==> flow/design.v <==
module TMDS_Encoder (
    input  wire       PixelClk,
    output reg  [9:0] pDataOutRaw,    
    input  wire [7:0] pDataOut,       
    input  wire       pC0,
    input  wire       pC1,
    input  wire       pVde
);
localparam [9:0] kCtlTkn0 = 10'b1101010100;
localparam [9:0] kCtlTkn1 = 10'b0010101011;
localparam [9:0] kCtlTkn2 = 10'b0101010100;
localparam [9:0] kCtlTkn3 = 10'b1010101011;
function [3:0] sum_bits8;
    input [7:0] u;
    integer i;
    begin
        sum_bits8 = 4'd0;
        for (i = 0; i < 8; i = i + 1)
            sum_bits8 = sum_bits8 + {3'b000, u[i]};
    end
endfunction
reg  [7:0] pDataOut_1;
reg  [3:0] n1d_1;
reg        pC0_1, pC1_1, pVde_1;
reg  [8:0] q_m_2;
reg  [3:0] n1q_m_2, n0q_m_2;
reg        pC0_2, pC1_2, pVde_2;
reg  signed [4:0] cnt_t_3;
wire [8:0] q_m_xor_1, q_m_xnor_1, q_m_1;
wire [3:0] n1q_m_1;
always @(posedge PixelClk) begin
    pVde_1     <= pVde;
    n1d_1      <= sum_bits8(pDataOut);
    pDataOut_1 <= pDataOut;
    pC0_1      <= pC0;
    pC1_1      <= pC1;
end
assign q_m_xor_1[0]  = pDataOut_1[0];
assign q_m_xnor_1[0] = pDataOut_1[0];
genvar gi;
generate
    for (gi = 1; gi < 8; gi = gi + 1) begin : encode
        assign q_m_xor_1[gi]  = q_m_xor_1[gi-1] ^ pDataOut_1[gi];
        assign q_m_xnor_1[gi] = ~(q_m_xnor_1[gi-1] ^ pDataOut_1[gi]);
    end
endgenerate
assign q_m_xor_1[8]  = 1'b1;
assign q_m_xnor_1[8] = 1'b0;
assign q_m_1 = (n1d_1 > 4'd4 || (n1d_1 == 4'd4 && pDataOut_1[0] == 1'b0)) ?
               q_m_xnor_1 : q_m_xor_1;
assign n1q_m_1 = sum_bits8(q_m_1[7:0]);
always @(posedge PixelClk) begin
    n1q_m_2 <= n1q_m_1;
    n0q_m_2 <= 4'd8 - n1q_m_1;
    q_m_2   <= q_m_1;
    pC0_2   <= pC0_1;
    pC1_2   <= pC1_1;
    pVde_2  <= pVde_1;
end
wire cond_balanced_2     = (cnt_t_3 == 5'sd0) || (n1q_m_2 == 4'd4);
wire cond_not_balanced_2 = (cnt_t_3 > 5'sd0 && n1q_m_2 > 4'd4) ||
                           (cnt_t_3 < 5'sd0 && n1q_m_2 < 4'd4);
wire [9:0] control_token_2 = (!pC1_2 && !pC0_2) ? kCtlTkn0 :
                             (!pC1_2 &&  pC0_2) ? kCtlTkn1 :
                             ( pC1_2 && !pC0_2) ? kCtlTkn2 :
                                                  kCtlTkn3;
wire [9:0] q_out_2 =
    !pVde_2                            ? control_token_2 :
    (cond_balanced_2 && !q_m_2[8])     ? {~q_m_2[8], q_m_2[8], ~q_m_2[7:0]} :
    (cond_balanced_2 &&  q_m_2[8])     ? {~q_m_2[8], q_m_2[8],  q_m_2[7:0]} :
    cond_not_balanced_2                ? {1'b1,      q_m_2[8], ~q_m_2[7:0]} :
                                         {1'b0,      q_m_2[8],  q_m_2[7:0]};
wire signed [4:0] dc_bias_2 = $signed({1'b0, n0q_m_2}) - $signed({1'b0, n1q_m_2});
wire signed [4:0] cnt_t_2 =
    !pVde_2                        ? 5'sd0 :
    (cond_balanced_2 && !q_m_2[8]) ? cnt_t_3 + dc_bias_2 :
    (cond_balanced_2 &&  q_m_2[8]) ? cnt_t_3 - dc_bias_2 :
    cond_not_balanced_2            ? cnt_t_3 + $signed({3'b000,  q_m_2[8], 1'b0}) + dc_bias_2 :
                                     cnt_t_3 - $signed({3'b000, ~q_m_2[8], 1'b0}) - dc_bias_2;
always @(posedge PixelClk) begin
    cnt_t_3     <= cnt_t_2;
    pDataOutRaw <= q_out_2;    
end
endmodule
module rgb2dvi (
    input  wire        PixelClk,
    input  wire [23:0] vid_pData,
    input  wire        vid_pVDE,
    input  wire        vid_pHSync,
    input  wire        vid_pVSync,
    output wire [9:0]  pDataOutRaw0,    
    output wire [9:0]  pDataOutRaw1,    
    output wire [9:0]  pDataOutRaw2     
);
TMDS_Encoder DataEncoder0 (
    .PixelClk(PixelClk), .pDataOutRaw(pDataOutRaw0),
    .pDataOut(vid_pData[15:8]), .pC0(vid_pHSync), .pC1(vid_pVSync), .pVde(vid_pVDE));
TMDS_Encoder DataEncoder1 (
    .PixelClk(PixelClk), .pDataOutRaw(pDataOutRaw1),
    .pDataOut(vid_pData[7:0]), .pC0(1'b0), .pC1(1'b0), .pVde(vid_pVDE));
TMDS_Encoder DataEncoder2 (
    .PixelClk(PixelClk), .pDataOutRaw(pDataOutRaw2),
    .pDataOut(vid_pData[23:16]), .pC0(1'b0), .pC1(1'b0), .pVde(vid_pVDE));
endmodule
Hand-over note for rgb2dvi

=== Step by step through the tools: rgb2dvi ===
Each step is given for the RTL above and for the edited RTL.
"before" refers to lines of the RTL above, "after" to lines of the edited file.
"change": "after" minus "before" as printed here.
Operators: Yosys type, input widths -> output width; for muxes data width and select width s.
A cell with n/a has no value.

* Top: rgb2dvi
* Clock input: PixelClk
* Standard-cell library: sky130hd
* Library corner: tt_025C_1v80

=== Diff ===
The edit as a unified diff against the file above.
The edited RTL no longer does the same as the RTL above: the edit was made by script, with no optimisation intended.

<pre>
@@ -93,7 +93,11 @@
     output wire [9:0]  pDataOutRaw2     
 );
+wire [9:0] pDataOutRaw0_m, pDataOutRaw0_s;
 TMDS_Encoder DataEncoder0 (
-    .PixelClk(PixelClk), .pDataOutRaw(pDataOutRaw0),
+    .PixelClk(PixelClk), .pDataOutRaw(pDataOutRaw0_m),
     .pDataOut(vid_pData[15:8]), .pC0(vid_pHSync), .pC1(vid_pVSync), .pVde(vid_pVDE));
+TMDS_Encoder DataEncoder0_2 (.PixelClk(PixelClk), .pDataOutRaw(pDataOutRaw0_s),
+    .pDataOut(vid_pData[15:8]), .pC0(~vid_pHSync), .pC1(vid_pVSync), .pVde(vid_pVDE));
+assign pDataOutRaw0 = pDataOutRaw0_m ^ pDataOutRaw0_s;
 TMDS_Encoder DataEncoder1 (
     .PixelClk(PixelClk), .pDataOutRaw(pDataOutRaw1),
</pre>

=== After elaboration ===
Yosys after proc, flatten, opt, wreduce and memory -nomap, before mapping. Enables and synchronous resets that opt folds into registers are not counted as muxes. Memory bits, and registers merged into a memory's read port (data or address), are not among the register bits. Print and check cells are not counted. Equal cells are merged and count once.

{| class="wikitable"
|+ Bit counts
! element !! before !! after !! change
|-
| bits in registers || 138 || 155 || +17
|-
| input port bits || 28 || 28 || 0
|-
| word-level cells || 243 || 278 || +35
|}

{| class="wikitable"
|+ Operators by class
! element !! before !! after !! change
|-
| add/subtract/negate cells || 66 || 72 || +6
|-
| $lt $le $gt $ge || 15 || 17 || +2
|-
| equality and inequality tests || 6 || 6 || 0
|-
| mux-type cells || 25 || 35 || +10
|-
| bitwise gates (word level) || 69 || 71 || +2
|-
| reduce/logical cells || 35 || 46 || +11
|}

{| class="wikitable"
|+ Operators by type and width
! kind !! before !! after !! change
|-
| $logic_and 1x1->1 || 18 || 25 || +7
|-
| $mux 10 || 13 || 20 || +7
|-
| $mux 5 || 9 || 12 || +3
|-
| $logic_or 1x1->1 || 9 || 11 || +2
|-
| $add 5x5->5 || 6 || 8 || +2
|-
| $sub 5x5->5 || 6 || 8 || +2
|-
| $not 1->1 || 27 || 28 || +1
|-
| $logic_not 1->1 || 5 || 6 || +1
|-
| $add 5x3->5 || 3 || 4 || +1
|-
| $gt 5x1->1 const B || 3 || 4 || +1
|-
| $logic_not 5->1 || 3 || 4 || +1
|-
| $lt 5x1->1 const B || 3 || 4 || +1
|-
| $sub 5x3->5 || 3 || 4 || +1
|-
| $xor 10x10->10 || 0 || 1 || +1
|}

Operator kinds equal on both sides are left out: 10.

=== Logic depth ===
Longest topological path by Yosys (ltp), each cell counted once; first at word level (registers and memories cut), then after technology mapping (sequential cells cut; the memories' decode and read muxes count).

{| class="wikitable"
|+ Logic depth
! element !! before !! after !! change
|-
| word-level depth || 23 || 23 || 0
|-
| ABC_AREA || 0 || 0 || n/a
|-
| depth in mapped cells || 14 || 15 || +1
|-
| gate-level depth less buffers || 14 || 15 || +1
|}

=== Mapped cells and area ===
Yosys stat after the flow's synthesis: flattened, memories mapped to cells. It holds for the ABC_AREA given above (unset counts as 0); a run with the other value may have another netlist.

{| class="wikitable"
|+ Cell types
! type !! before !! after !! change
|-
| sky130_fd_sc_hd__xnor2_1 || 47 || 69 || +22
|-
| sky130_fd_sc_hd__a21oi_1 || 24 || 46 || +22
|-
| sky130_fd_sc_hd__ha_1 || 87 || 106 || +19
|-
| sky130_fd_sc_hd__dfxtp_1 || 135 || 152 || +17
|-
| sky130_fd_sc_hd__o21ai_0 || 21 || 37 || +16
|-
| sky130_fd_sc_hd__xor2_1 || 41 || 55 || +14
|-
| sky130_fd_sc_hd__inv_1 || 123 || 133 || +10
|-
| sky130_fd_sc_hd__nor2_1 || 39 || 47 || +8
|-
| sky130_fd_sc_hd__nor3_1 || 12 || 18 || +6
|-
| sky130_fd_sc_hd__a21o_1 || 7 || 13 || +6
|-
| sky130_fd_sc_hd__clkbuf_1 || 6 || 12 || +6
|-
| sky130_fd_sc_hd__fa_1 || 36 || 40 || +4
|-
| sky130_fd_sc_hd__xnor2_2 || 5 || 2 || -3
|-
| sky130_fd_sc_hd__xor2_2 || 4 || 1 || -3
|-
| sky130_fd_sc_hd__o21ai_1 || 3 || 0 || -3
|-
| sky130_fd_sc_hd__nor4_1 || 0 || 3 || +3
|-
| sky130_fd_sc_hd__o31ai_1 || 0 || 3 || +3
|-
| sky130_fd_sc_hd__or2_2 || 0 || 3 || +3
|}

Cell types equal on both sides are left out: 12.
The list need not be complete.

{| class="wikitable"
|+ Synthesis totals
! element !! before !! after !! change
|-
| cell count || 722 || 872 || +150
|-
| mapped area (µm²) || 7348.3 || 8600.7 || +1252.4
|-
| flip-flop cells || 135 || 152 || +17
|-
| buffers || 8 || 16 || +8
|}

By module: a second synthesis without flattening, with its own total; a netlist apart from the flattened one above.

{| class="wikitable"
|+ Second synthesis, totals
! element !! before !! after !! change
|-
| cell total of the unflattened synthesis || 745 || 1004 || +259
|-
| area total of the unflattened synthesis (µm²) || 7770.0 || 10450.0 || +2680.0
|}

Rows give one instance, submodules left out.

{| class="wikitable"
|+ By module, before
! module !! times used !! cells !! area (µm²) !! seq. area (µm²)
|-
| TMDS_Encoder || 3 || 248 || 2588.7 || 980.9
|-
| rgb2dvi || 1 || 1 || 3.8 || 0.0
|}

{| class="wikitable"
|+ By module, after
! module !! times used !! cells !! area (µm²) !! seq. area (µm²)
|-
| TMDS_Encoder || 4 || 248 || 2588.7 || 980.9
|-
| rgb2dvi || 1 || 12 || 95.1 || 0.0
|}

=== Timing after synthesis ===
Path of least setup slack by OpenSTA after synthesis, without wires, with an ideal clock, recovery checks aside; 20% of the period is set as input and as output delay. Where synthesis merged equal registers, the netlist keeps one of their names.

{| class="wikitable"
|+ Timing after synthesis
! element !! before !! after !! change
|-
| path kind || reg2reg || reg2reg || n/a
|-
| start || register DataEncoder1.pDataOut_1[0] || register DataEncoder2.n1d_1[0] || n/a
|-
| end || register DataEncoder1.n0q_m_2[3] || register DataEncoder2.n0q_m_2[3] || n/a
|-
| clock period (ps) || 4000 || 4000 || 0
|-
| setup time (ps) || 72 || 72 || 0
|-
| arrival time (ps) || 3730 || 3651 || -79
|-
| path slack (ps) || 199 || 277 || +78
|-
| path delay (ps) || 3802 || 3723 || -79
|-
| stages || 13 || 14 || +1
|-
| buffers on the path || 0 || 0 || 0
|-
| synthesis period reached (ps) || 3801 || 3723 || -78
|}

"path delay" = arrival - input delay + setup time.
"stages" counts driving pins, that of a launching flip-flop among them; a cell with two outputs on the path counts twice.
"synthesis period reached" = period - worst setup slack (recovery checks aside). The figure is calculated, with input and output delays left at 20% of the set period.
The rows between start and end are the longest chain of elaborated cells between them; the timing report does not say that the signal goes this way. Where chains are equally long, one stands for them.
A line is the first line of the expression or statement that the cell stems from. Yosys adds cells for indexed reads and writes and turns some case tables into memories.

Between the ends, after synthesis, before:
* Cell sequence: sky130_fd_sc_hd__dfxtp_1 > sky130_fd_sc_hd__nand2_1 > sky130_fd_sc_hd__a21oi_1 > sky130_fd_sc_hd__xnor2_1 > sky130_fd_sc_hd__ha_1 > sky130_fd_sc_hd__fa_1 > sky130_fd_sc_hd__inv_1 > sky130_fd_sc_hd__fa_1 > sky130_fd_sc_hd__fa_1 > sky130_fd_sc_hd__fa_1 > sky130_fd_sc_hd__inv_1 > sky130_fd_sc_hd__nor3_1 > sky130_fd_sc_hd__xor2_1
* Elaborated cells on any way between the ends: 32

{| class="wikitable"
|+ Ends and longest elaborated chain, after synthesis, before
! element !! line !! text
|-
| start, declared || 22 || <nowiki>reg  [7:0] pDataOut_1;</nowiki>
|-
| start, assigned || 34 || <nowiki>pDataOut_1 <= pDataOut;</nowiki>
|-
| end, assigned || 54 || <nowiki>n0q_m_2 <= 4'd8 - n1q_m_1;</nowiki>
|-
| end, declared || 26 || <nowiki>reg  [3:0] n1q_m_2, n0q_m_2;</nowiki>
|}

before: No chain of elaborated cells between the ends is given.
Nets of the timed path that keep an RTL name, with a line that drives or declares them; the list need not be complete.

{| class="wikitable"
|+ Nets with RTL names, path after synthesis, before
! signal !! line !! text
|-
| DataEncoder1.q_m_1[8] || 49 || <nowiki>assign q_m_1 = (n1d_1 > 4'd4 || (n1d_1 == 4'd4 && pDataOut_1[0] == 1'b0)) ?</nowiki>
|-
| DataEncoder1.q_m_1[1] || 49 ||
|-
| DataEncoder1.n1q_m_1[1] || 19 || <nowiki>sum_bits8 = sum_bits8 + {3'b000, u[i]};</nowiki>
|}

Between the ends, after synthesis, after:
* Cell sequence: sky130_fd_sc_hd__dfxtp_1 > sky130_fd_sc_hd__nor2_1 > sky130_fd_sc_hd__nand2_1 > sky130_fd_sc_hd__a21oi_1 > sky130_fd_sc_hd__xnor2_1 > sky130_fd_sc_hd__ha_1 > sky130_fd_sc_hd__fa_1 > sky130_fd_sc_hd__inv_1 > sky130_fd_sc_hd__fa_1 > sky130_fd_sc_hd__fa_1 > sky130_fd_sc_hd__fa_1 > sky130_fd_sc_hd__inv_1 > sky130_fd_sc_hd__nor3_1 > sky130_fd_sc_hd__xor2_1
* Length of the longest elaborated chain: 12
* Elaborated cells on any way between the ends: 13
* RTL lines with such cells: 3

{| class="wikitable"
|+ Ends and longest elaborated chain, after synthesis, after
! element !! line !! text
|-
| start, declared || 23 || <nowiki>reg  [3:0] n1d_1;</nowiki>
|-
| start, assigned || 33 || <nowiki>n1d_1      <= sum_bits8(pDataOut);</nowiki>
|-
| $eq 4x3->1 || 49 || <nowiki>assign q_m_1 = (n1d_1 > 4'd4 || (n1d_1 == 4'd4 && pDataOut_1[0] == 1'b0)) ?</nowiki>
|-
| $logic_and 1x1->1 || 49 ||
|-
| $logic_or 1x1->1 || 49 ||
|-
| $mux 9 || 49 ||
|-
| $add 1x1->2 || 19 || <nowiki>sum_bits8 = sum_bits8 + {3'b000, u[i]};</nowiki>
|-
| $add 4x1->4 (6 in a row) || 19 ||
|-
| $sub 4x4->4 || 54 || <nowiki>n0q_m_2 <= 4'd8 - n1q_m_1;</nowiki>
|-
| end, assigned || 54 ||
|-
| end, declared || 26 || <nowiki>reg  [3:0] n1q_m_2, n0q_m_2;</nowiki>
|}

{| class="wikitable"
|+ Nets with RTL names, path after synthesis, after
! signal !! line
|-
| DataEncoder2.q_m_1[8] || 49
|-
| DataEncoder2.q_m_1[1] || 49
|-
| DataEncoder2.n1q_m_1[1] || 19
|}

=== Timing after layout ===
From the final timing report of the runs of pair 1: the path of least setup slack in the routed layout; clock arrival at registers is part of the times.
The path's times are printed in steps of 10 ps; the period is the one set.

{| class="wikitable"
|+ Timing after layout
! element !! before !! after !! change
|-
| path kind || reg2reg || reg2reg || n/a
|-
| start || register DataEncoder0.pDataOut_1[1] || register DataEncoder0_2.pDataOut_1[0] || n/a
|-
| end || register DataEncoder0.n0q_m_2[3] || register DataEncoder0_2.n0q_m_2[2] || n/a
|-
| clock period (ps) || 3800 || 3800 || 0
|-
| setup time (ps) || 70 || 110 || +40
|-
| arrival time (ps) || 3950 || 3920 || -30
|-
| path slack (ps) || 190 || 200 || +10
|-
| stages || 13 || 14 || +1
|-
| buffers on the path || 0 || 0 || 0
|}

Between the ends, after layout, before:
* Cell sequence: sky130_fd_sc_hd__dfxtp_1 > sky130_fd_sc_hd__xor2_4 > sky130_fd_sc_hd__xor2_2 > sky130_fd_sc_hd__xnor2_2 > sky130_fd_sc_hd__xnor2_1 > sky130_fd_sc_hd__fa_1 > sky130_fd_sc_hd__inv_1 > sky130_fd_sc_hd__fa_1 > sky130_fd_sc_hd__fa_2 > sky130_fd_sc_hd__fa_1 > sky130_fd_sc_hd__inv_1 > sky130_fd_sc_hd__nor3_2 > sky130_fd_sc_hd__xor2_1
* Elaborated cells on any way between the ends: 29

{| class="wikitable"
|+ Ends and longest elaborated chain, after layout, before
! element !! line !! text
|-
| start, declared || 22 || <nowiki>reg  [7:0] pDataOut_1;</nowiki>
|-
| start, assigned || 34 || <nowiki>pDataOut_1 <= pDataOut;</nowiki>
|-
| end, assigned || 54 || <nowiki>n0q_m_2 <= 4'd8 - n1q_m_1;</nowiki>
|-
| end, declared || 26 || <nowiki>reg  [3:0] n1q_m_2, n0q_m_2;</nowiki>
|}

before: No chain of elaborated cells between the ends is given.
Nets of the timed path that keep an RTL name, with a line that drives or declares them; the list need not be complete.

{| class="wikitable"
|+ Nets with RTL names, path after layout, before
! signal !! line !! text
|-
| DataEncoder0.q_m_1[2] || 49 || <nowiki>assign q_m_1 = (n1d_1 > 4'd4 || (n1d_1 == 4'd4 && pDataOut_1[0] == 1'b0)) ?</nowiki>
|-
| DataEncoder0.q_m_1[4] || 49 ||
|-
| DataEncoder0.n1q_m_1[1] || 19 || <nowiki>sum_bits8 = sum_bits8 + {3'b000, u[i]};</nowiki>
|}

Between the ends, after layout, after:
* Cell sequence: sky130_fd_sc_hd__dfxtp_2 > sky130_fd_sc_hd__nand2_1 > sky130_fd_sc_hd__a21oi_2 > sky130_fd_sc_hd__xnor2_2 > sky130_fd_sc_hd__ha_1 > sky130_fd_sc_hd__fa_1 > sky130_fd_sc_hd__inv_1 > sky130_fd_sc_hd__fa_1 > sky130_fd_sc_hd__inv_1 > sky130_fd_sc_hd__fa_2 > sky130_fd_sc_hd__inv_1 > sky130_fd_sc_hd__fa_1 > sky130_fd_sc_hd__ha_1 > sky130_fd_sc_hd__xnor2_1
* Elaborated cells on any way between the ends: 32

{| class="wikitable"
|+ Ends and longest elaborated chain, after layout, after
! element !! line !! text
|-
| start, declared || 22 || <nowiki>reg  [7:0] pDataOut_1;</nowiki>
|-
| start, assigned || 34 || <nowiki>pDataOut_1 <= pDataOut;</nowiki>
|-
| end, assigned || 54 || <nowiki>n0q_m_2 <= 4'd8 - n1q_m_1;</nowiki>
|-
| end, declared || 26 || <nowiki>reg  [3:0] n1q_m_2, n0q_m_2;</nowiki>
|}

after: No chain of elaborated cells between the ends is given.

{| class="wikitable"
|+ Nets with RTL names, path after layout, after
! signal !! line !! text
|-
| DataEncoder0.q_m_1[8] || 49 || <nowiki>assign q_m_1 = (n1d_1 > 4'd4 || (n1d_1 == 4'd4 && pDataOut_1[0] == 1'b0)) ?</nowiki>
|-
| DataEncoder0.q_m_1[1] || 49 ||
|}

=== Flow runs ===
Runs of the flow (Yosys, OpenROAD) on both versions; the two runs of a pair have the same settings. The constraints put input and output delay at 20% of the set period each and load the outputs with 0.01 pF.

Flow settings, pair 1:
* CORE_UTILIZATION: 40
* period_ns: 3.8
* CAP_MARGIN: 20
* CORE_MARGIN: 2
* SLEW_MARGIN: 20

{| class="wikitable"
|+ Measured results, pair 1
! element !! before !! after !! change
|-
| synthesized cell area (µm²) || 7348.3 || 8600.7 || +1252.4
|-
| area inside the die boundary (µm²) || 19471.4 || 22690.9 || +3219.5
|-
| area of the standard cells in the finished layout (µm²) || 8961.1 || 10333.7 || +1372.6
|-
| utilization (%) || 49.7 || 49.0 || -0.7
|-
| setup slack of the critical path (ps) || 187 || 197 || +10
|-
| summed negative setup slack (ps) || 0 || 0 || 0
|-
| worst-case hold slack (ps) || 328 || 327 || -1
|}

Flow settings, pair 2:
* CELL_PAD_IN_SITES_GLOBAL_PLACEMENT: 3
* CORE_ASPECT_RATIO: 1.25
* CORE_UTILIZATION: 24
* CTS_CLUSTER_DIAMETER: 287
* GPL_ROUTABILITY_DRIVEN: 1
* PLACE_DENSITY_LB_ADDON: 0.19
* SETUP_SLACK_MARGIN: 0.01
* SLEW_MARGIN: 35
* period_ns: 4.8
* CAP_MARGIN: 20
* CORE_MARGIN: 2

{| class="wikitable"
|+ Measured results, pair 2
! element !! before !! after !! change
|-
| synthesized cell area (µm²) || 7348.3 || 8600.7 || +1252.4
|-
| area inside the die boundary (µm²) || 32042.4 || 37376.5 || +5334.1
|-
| area of the standard cells in the finished layout (µm²) || 9002.4 || 10397.5 || +1395.1
|-
| utilization (%) || 29.9 || 29.4 || -0.5
|-
| setup slack of the critical path (ps) || 760 || 784 || +24
|-
| summed negative setup slack (ps) || 0 || 0 || 0
|-
| worst-case hold slack (ps) || 332 || 328 || -4
|}

End of note.
